==> flow/design.v <==
`timescale 1 ns / 1 ns
module FM_demodulator
          (
           clk,
           reset,
           clk_enable,
           inp_I,
           inp_Q,
           out_fm
          );
  input   clk;
  input   reset;
  input   clk_enable;
  input   signed [38:0] inp_I;   
  input   signed [38:0] inp_Q;   
  output  [12:0] out_fm;   
  wire enb;
  reg signed [38:0] Delay1_out1;   
  reg signed [38:0] Delay2_out1;   
  reg signed [38:0] Delay4_out1;   
  wire signed [31:0] Sum4_sub_cast;   
  wire signed [31:0] Sum4_sub_cast_1;   
  wire signed [31:0] Sum4_sub_temp;   
  wire signed [29:0] Sum4_out1;   
  wire signed [68:0] Product_mul_temp;   
  wire signed [32:0] Product_out1;   
  reg signed [38:0] Delay3_out1;   
  wire signed [30:0] Sum3_sub_cast;   
  wire signed [30:0] Sum3_sub_cast_1;   
  wire signed [30:0] Sum3_sub_temp;   
  wire signed [28:0] Sum3_out1;   
  wire signed [67:0] Product2_mul_temp;   
  wire signed [32:0] Product2_out1;   
  wire signed [31:0] Sum5_sub_cast;   
  wire signed [31:0] Sum5_sub_cast_1;   
  wire signed [31:0] Sum5_sub_temp;   
  wire [12:0] OUTPUT_rsvd;   
  reg [12:0] OUTPUT_rsvdreg;
  assign enb = clk_enable;
  always @(posedge clk or posedge reset)
    begin : Delay1_process
      if (reset == 1'b1) begin
        Delay1_out1 <= 39'sh0000000000;
      end
      else begin
        if (enb) begin
          Delay1_out1 <= inp_I;
        end
      end
    end
  always @(posedge clk or posedge reset)
    begin : Delay2_process
      if (reset == 1'b1) begin
        Delay2_out1 <= 39'sh0000000000;
      end
      else begin
        if (enb) begin
          Delay2_out1 <= inp_Q;
        end
      end
    end
  always @(posedge clk or posedge reset)
    begin : Delay4_process
      if (reset == 1'b1) begin
        Delay4_out1 <= 39'sh0000000000;
      end
      else begin
        if (enb) begin
          Delay4_out1 <= Delay2_out1;
        end
      end
    end
  assign Sum4_sub_cast = inp_Q[38:7];
  assign Sum4_sub_cast_1 = Delay4_out1[38:7];
  assign Sum4_sub_temp = Sum4_sub_cast - Sum4_sub_cast_1;
  assign Sum4_out1 = Sum4_sub_temp[29:0];
  assign Product_mul_temp = Delay1_out1 * Sum4_out1;
  assign Product_out1 = Product_mul_temp[66:34];
  always @(posedge clk or posedge reset)
    begin : Delay3_process
      if (reset == 1'b1) begin
        Delay3_out1 <= 39'sh0000000000;
      end
      else begin
        if (enb) begin
          Delay3_out1 <= Delay1_out1;
        end
      end
    end
  assign Sum3_sub_cast = inp_I[38:8];
  assign Sum3_sub_cast_1 = Delay3_out1[38:8];
  assign Sum3_sub_temp = Sum3_sub_cast - Sum3_sub_cast_1;
  assign Sum3_out1 = Sum3_sub_temp[28:0];
  assign Product2_mul_temp = Sum3_out1 * Delay2_out1;
  assign Product2_out1 = Product2_mul_temp[65:33];
  assign Sum5_sub_cast = {Product_out1[32], Product_out1[32:2]};
  assign Sum5_sub_cast_1 = {Product2_out1[32], Product2_out1[32:2]};
  assign Sum5_sub_temp = Sum5_sub_cast - Sum5_sub_cast_1;
  assign OUTPUT_rsvd = Sum5_sub_temp[29:17];
always @(posedge clk)
    begin : OUTPUT_rsvdreg_process    
        if (enb) begin
          OUTPUT_rsvdreg <= OUTPUT_rsvd;
       end
    end
  assign out_fm = OUTPUT_rsvdreg;
endmodule   
**From RTL to reports: FM_demodulator**

Tool output for the design above before and after an edit, in the order of the flow.
"before" refers to lines of the RTL above, "after" to lines of the edited file.
"change": "after" minus "before" as printed here. "relative change": 100 x difference / "before".
Operators: Yosys type, input widths -> output width; for muxes data width and select width s.
Library cell names are shortened.
Not given: n/a

- Design top: FM_demodulator
- Clock: clk
- Cell library: sky130hd
- Timing corner: tt_025C_1v80

**The edit**

The edit as a unified diff against the file above.
A script made this edit. It changes what the design does and was not meant as an optimisation.

```diff
@@ -92,5 +92,5 @@
   assign Sum3_sub_temp = Sum3_sub_cast - Sum3_sub_cast_1;
   assign Sum3_out1 = Sum3_sub_temp[28:0];
-  assign Product2_mul_temp = Sum3_out1 * Delay2_out1;
+  assign Product2_mul_temp = Sum3_out1 & Delay2_out1;
   assign Product2_out1 = Product2_mul_temp[65:33];
   assign Sum5_sub_cast = {Product_out1[32], Product_out1[32:2]};
```

**Word-level counts**

Source: Yosys, flattened and elaborated, memories not mapped. Widths are those after wreduce; folded enables and synchronous resets count as part of the registers. Registers that Yosys merges into a memory's read port (data or address) are not register bits. Print and check cells do not count. Equal cells are merged and count once.

Cells by class:

| what | before | after | change | relative change (%) |
|---|---|---|---|---|
| add/subtract/negate cells | 3 | 3 | 0 | 0.00 |
| multipliers | 2 | 1 | -1 | -50.00 |
| bitwise logic cells | 0 | 1 | +1 | n/a |

Operators by type and width:

| kind | before | after | change | relative change (%) |
|---|---|---|---|---|
| $sub 30x30->30 | 2 | 1 | -1 | -50.00 |
| $mul 29x39->65 | 1 | 0 | -1 | -100.00 |
| $and 29x39->39 | 0 | 1 | +1 | n/a |
| $sub 30x4->30 | 0 | 1 | +1 | n/a |

Unchanged operator kinds not shown: 2.

Bit counts:

| what | before | after | change | relative change (%) |
|---|---|---|---|---|
| register bits | 165 | 165 | 0 | 0.00 |
| input port bits | 81 | 81 | 0 | 0.00 |
| output and inout bits | 13 | 13 | 0 | 0.00 |

**Logic depth**

Longest topological path by Yosys (ltp), each cell counted once; first at word level (registers and memories cut), then after technology mapping (sequential cells cut; the memories' decode and read muxes count).

Logic depth:

| what | before | after | change | relative change (%) |
|---|---|---|---|---|
| word-level depth | 3 | 3 | 0 | 0.00 |
| ABC_AREA | 0 | 0 | n/a | n/a |
| mapped depth | 61 | 53 | -8 | -13.11 |
| depth with buffers taken out | 60 | 52 | -8 | -13.33 |

**Mapped cells and area**

Yosys stat after the flow's synthesis: flattened, memories mapped to cells. It holds for the ABC_AREA given above (unset counts as 0); a run with the other value may have another netlist.

Synthesis totals:

| what | before | after | change | relative change (%) |
|---|---|---|---|---|
| mapped cells | 9256 | 5077 | -4179 | -45.15 |
| synthesis area (µm²) | 84165.7 | 46494.6 | -37671.1 | -44.76 |
| sequential part of the area (µm²) | 3818.7 | 3643.5 | -175.2 | -4.59 |
| flip-flops | 150 | 143 | -7 | -4.67 |
| buffers | 495 | 259 | -236 | -47.68 |

Cells by type:

| cell type | before | after | change | relative change (%) |
|---|---|---|---|---|
| inv_1 | 2538 | 1334 | -1204 | -47.44 |
| fa_1 | 2317 | 1178 | -1139 | -49.16 |
| nand2_1 | 1707 | 918 | -789 | -46.22 |
| and2_1 | 463 | 218 | -245 | -52.92 |
| clkbuf_1 | 473 | 247 | -226 | -47.78 |
| ha_1 | 452 | 268 | -184 | -40.71 |
| nor2b_1 | 103 | 12 | -91 | -88.35 |
| nor2_1 | 124 | 65 | -59 | -47.58 |
| xnor2_1 | 116 | 58 | -58 | -50.00 |
| a21oi_1 | 116 | 83 | -33 | -28.45 |
| o21ai_0 | 117 | 98 | -19 | -16.24 |
| or2_2 | 31 | 15 | -16 | -51.61 |
| xor2_1 | 42 | 27 | -15 | -35.71 |
| o21a_1 | 29 | 15 | -14 | -48.28 |
| buf_1 | 22 | 8 | -14 | -63.64 |
| nor3_1 | 22 | 9 | -13 | -59.09 |
| and3_1 | 12 | 25 | +13 | +108.33 |
| nand4_1 | 25 | 14 | -11 | -44.00 |

Unchanged cell types not shown: 6.
Not every row of either side is listed.

**Worst setup path after synthesis**

OpenSTA on the mapped netlist: ideal clock, no wires. The path of least setup slack (recovery checks aside). Input and output delay are each 20% of the period. Register names are those of the netlist, which keeps one name where synthesis merged equal registers.

Timing path after synthesis:

| what | before | after | change | relative change (%) |
|---|---|---|---|---|
| kind | input port to flip-flop | input port to flip-flop | n/a | n/a |
| start | input inp_Q[7] | input inp_Q[7] | n/a | n/a |
| end | register OUTPUT_rsvdreg[12] | register OUTPUT_rsvdreg[12] | n/a | n/a |
| clock period (ns) | 25.0 | 25.0 | 0.0 | 0.00 |
| library setup time (ns) | 0.268 | 0.268 | 0.000 | n/a |
| arrival (ns) | 17.459 | 15.973 | -1.486 | -8.51 |
| path slack (ns) | 7.274 | 8.760 | +1.486 | n/a |
| path delay (ns) | 12.727 | 11.241 | -1.486 | -11.68 |
| stages | 57 | 50 | -7 | -12.28 |
| buffers on the path | 2 | 1 | -1 | -50.00 |
| synthesis period reached (ns) | 17.726 | 16.24 | -1.486 | -8.38 |

"path delay" is the arrival time less input delay plus setup time.
"stages" counts driving pins, that of a launching flip-flop among them; a cell with two outputs on the path counts twice.
"synthesis period reached" is the clock period less the worst setup slack; recovery checks do not enter. This is arithmetic on one report: input and output delays are still those of the set period (20% each).
The rows between start and end are the longest chain of elaborated cells between them; the timing report does not say that the signal goes this way. Where chains are equally long, one stands for them.
Each line given opens the expression or statement behind the cell; cells for indexed reads and writes are added by Yosys, which also makes memories of some case tables.

On the way, after synthesis, before:
- Cells stage by stage: inv_1 > ha_1 > fa_1 > nor2b_1 > o31ai_1 > a2111oi_0 > o311ai_0 > a21boi_0 > o21a_1 > o21a_1 > o21ai_0 > nand2b_1 > nand2_1 > o221ai_1 > xor2_1 > clkbuf_1 > clkbuf_1 > nand2_1 > [21 not listed] > o21ai_0 > nor2_1 > o21a_1 > xnor2_1 > ha_1 > a21o_1 > a21o_1 > o21ai_0 > nor2b_1 > o21a_1 > nor4_1 > a221oi_1 > o21ai_2 > a221o_1 > a21oi_2 > xnor3_1 > xor3_1 > xnor3_1
- Cells in the longest elaborated chain: 3
- Elaborated cells between the ends (all ways): 3
- Source lines of those cells: 3

RTL lines, path after synthesis, before:

| what | RTL line | text |
|---|---|---|
| start, declared | 15 | `input   signed [38:0] inp_Q;` |
| $sub 30x30->30 | 75 | `assign Sum4_sub_temp = Sum4_sub_cast - Sum4_sub_cast_1;` |
| $mul 39x30->66 | 77 |  |
| $sub 30x30->30 | 98 | `assign Sum5_sub_temp = Sum5_sub_cast - Sum5_sub_cast_1;` |
| end, assigned | 103 | `OUTPUT_rsvdreg <= OUTPUT_rsvd;` |
| end, declared | 38 | `reg [12:0] OUTPUT_rsvdreg;` |

On the way, after synthesis, after:
- Cells stage by stage: inv_1 > ha_1 > fa_1 > nor2b_1 > o31a_1 > o221a_2 > o21bai_1 > a31oi_1 > o2111ai_1 > a21boi_1 > o21ai_1 > a21oi_1 > o21ai_1 > nand2_1 > xor2_1 > clkbuf_1 > nand2_1 > fa_1 > [14 not listed] > a211o_1 > o211ai_2 > a41oi_1 > and2_1 > or2_2 > xor2_1 > ha_1 > a21o_1 > a21o_1 > a21oi_1 > nand2_1 > a211o_1 > o21ai_0 > o31ai_1 > a21oi_1 > o21ai_0 > a21oi_1 > xnor3_1
- Cells in the longest elaborated chain: 3
- Elaborated cells between the ends (all ways): 3
- Source lines of those cells: 3

RTL lines, path after synthesis, after:

| what | RTL line | text |
|---|---|---|
| start, declared | 15 | `input   signed [38:0] inp_Q;` |
| $sub 30x30->30 | 75 | `assign Sum4_sub_temp = Sum4_sub_cast - Sum4_sub_cast_1;` |
| $mul 39x30->66 | 77 |  |
| $sub 30x4->30 | 98 | `assign Sum5_sub_temp = Sum5_sub_cast - Sum5_sub_cast_1;` |
| end, assigned | 103 | `OUTPUT_rsvdreg <= OUTPUT_rsvd;` |
| end, declared | 38 | `reg [12:0] OUTPUT_rsvdreg;` |

**Path in the finished layout**

Path of least setup slack in the final report of the runs of pair A (OpenROAD, finished layout, wires in). Where an end is a register, its clock arrival counts in the times.

Timing path post-layout:

| what | before | after | change | relative change (%) |
|---|---|---|---|---|
| kind | input port to flip-flop | input port to flip-flop | n/a | n/a |
| start | input inp_Q[7] | input inp_Q[7] | n/a | n/a |
| end | register OUTPUT_rsvdreg[12] | register OUTPUT_rsvdreg[12] | n/a | n/a |
| clock period (ns) | 21.1 | 21.1 | 0.0 | 0.00 |
| library setup time (ns) | 0.24 | 0.25 | +0.01 | n/a |
| arrival (ns) | 20.03 | 19.33 | -0.70 | -3.49 |
| path slack (ns) | 1.36 | 1.99 | +0.63 | n/a |
| stages | 57 | 50 | -7 | -12.28 |
| buffers on the path | 4 | 1 | -3 | -75.00 |

The rows between start and end are the longest chain of elaborated cells between them; the timing report does not say that the signal goes this way. Where chains are equally long, one stands for them.

On the way, post-layout, before:
- Cells stage by stage: clkdlybuf4s50_1 > inv_1 > ha_1 > fa_1 > nor2b_1 > o31ai_1 > a2111oi_0 > buf_4 > o311ai_0 > a21boi_0 > o21a_1 > o21a_1 > o21ai_0 > nand2b_1 > nand2_1 > nand2b_1 > a21oi_1 > xnor2_2 > [21 not listed] > nor2_1 > o21ai_0 > o41ai_1 > xnor2_1 > ha_1 > a21o_1 > a21o_1 > o21ai_0 > nor2b_1 > o21a_1 > nor4_1 > a221oi_1 > o21ai_2 > a221o_1 > a21oi_2 > xnor3_1 > xor3_1 > xnor3_1
- Cells in the longest elaborated chain: 3
- Elaborated cells between the ends (all ways): 3
- Source lines of those cells: 3

RTL lines, path post-layout, before:

| what | RTL line | text |
|---|---|---|
| start, declared | 15 | `input   signed [38:0] inp_Q;` |
| $sub 30x30->30 | 75 | `assign Sum4_sub_temp = Sum4_sub_cast - Sum4_sub_cast_1;` |
| $mul 39x30->66 | 77 |  |
| $sub 30x30->30 | 98 | `assign Sum5_sub_temp = Sum5_sub_cast - Sum5_sub_cast_1;` |
| end, assigned | 103 | `OUTPUT_rsvdreg <= OUTPUT_rsvd;` |
| end, declared | 38 | `reg [12:0] OUTPUT_rsvdreg;` |

On the way, post-layout, after:
- Cells stage by stage: clkdlybuf4s50_1 > inv_1 > ha_2 > fa_1 > nor2b_1 > o31a_1 > o221a_2 > o21bai_1 > a31oi_1 > o2111ai_1 > a21boi_1 > o21ai_1 > a21oi_1 > o21ai_1 > a21oi_1 > or3_1 > nand3_1 > fa_1 > [14 not listed] > a21oi_1 > o211ai_2 > a41oi_1 > and2_1 > or2_2 > xor2_1 > ha_1 > a21o_1 > a21o_1 > a21oi_1 > nand2_1 > a211o_1 > o21ai_0 > o31ai_1 > a21oi_1 > o21ai_0 > a21oi_1 > xnor3_1
- Cells in the longest elaborated chain: 3
- Elaborated cells between the ends (all ways): 3
- Source lines of those cells: 3

RTL lines, path post-layout, after:

| what | RTL line | text |
|---|---|---|
| start, declared | 15 | `input   signed [38:0] inp_Q;` |
| $sub 30x30->30 | 75 | `assign Sum4_sub_temp = Sum4_sub_cast - Sum4_sub_cast_1;` |
| $mul 39x30->66 | 77 |  |
| $sub 30x4->30 | 98 | `assign Sum5_sub_temp = Sum5_sub_cast - Sum5_sub_cast_1;` |
| end, assigned | 103 | `OUTPUT_rsvdreg <= OUTPUT_rsvd;` |
| end, declared | 38 | `reg [12:0] OUTPUT_rsvdreg;` |

**Layout results**

Both versions went through the flow (Yosys, OpenROAD) with the same settings in each pair. Constraints: input delay and output delay 20% of the set period each, output load 0.01 pF.

Flow settings, pair A:
- CORE_UTILIZATION: 40
- period_ns: 21.1
- CAP_MARGIN: 20
- CORE_MARGIN: 2
- SLEW_MARGIN: 20

Results, pair A:

| what | before | after | change | relative change (%) |
|---|---|---|---|---|
| chip area after synthesis (Yosys) (µm²) | 84165.7 | 46494.6 | -37671.1 | -44.76 |
| full die area (µm²) | 214101.0 | 118980.0 | -95121.0 | -44.43 |
| utilization of the finished layout (%) | 42.6 | 43.0 | +0.4 | n/a |
| worst slack on setup checks (ns) | 1.362 | 1.992 | +0.630 | n/a |
| total negative slack (ns) | 0.000 | 0.000 | 0.000 | n/a |
| smallest hold slack (ns) | 0.498 | 0.482 | -0.016 | n/a |
| period reached (ns) | 19.738 | 19.108 | -0.630 | -3.19 |

Flow settings, pair B:
- CORE_UTILIZATION: 32
- CTS_CLUSTER_SIZE: 76
- MAX_ROUTING_LAYER: met5
- MIN_ROUTING_LAYER: met2
- PLACE_DENSITY_LB_ADDON: 0.22
- SETUP_SLACK_MARGIN: 2.63
- period_ns: 13.7
- CAP_MARGIN: 20
- CORE_MARGIN: 2
- SLEW_MARGIN: 20

Results, pair B:

| what | before | after | change | relative change (%) |
|---|---|---|---|---|
| chip area after synthesis (Yosys) (µm²) | 84165.7 | 46494.6 | -37671.1 | -44.76 |
| full die area (µm²) | 267134.0 | 148360.0 | -118774.0 | -44.46 |
| utilization of the finished layout (%) | 37.8 | 38.0 | +0.2 | n/a |
| worst slack on setup checks (ns) | -1.200 | -0.210 | +0.990 | n/a |
| total negative slack (ns) | -7.652 | -1.288 | +6.364 | n/a |
| smallest hold slack (ns) | 0.527 | 0.475 | -0.052 | n/a |
| period reached (ns) | 14.900 | 13.910 | -0.990 | -6.64 |

"period reached" means the clock period less the worst setup slack. The figure is calculated, with input and output delays left at 20% of the set period.
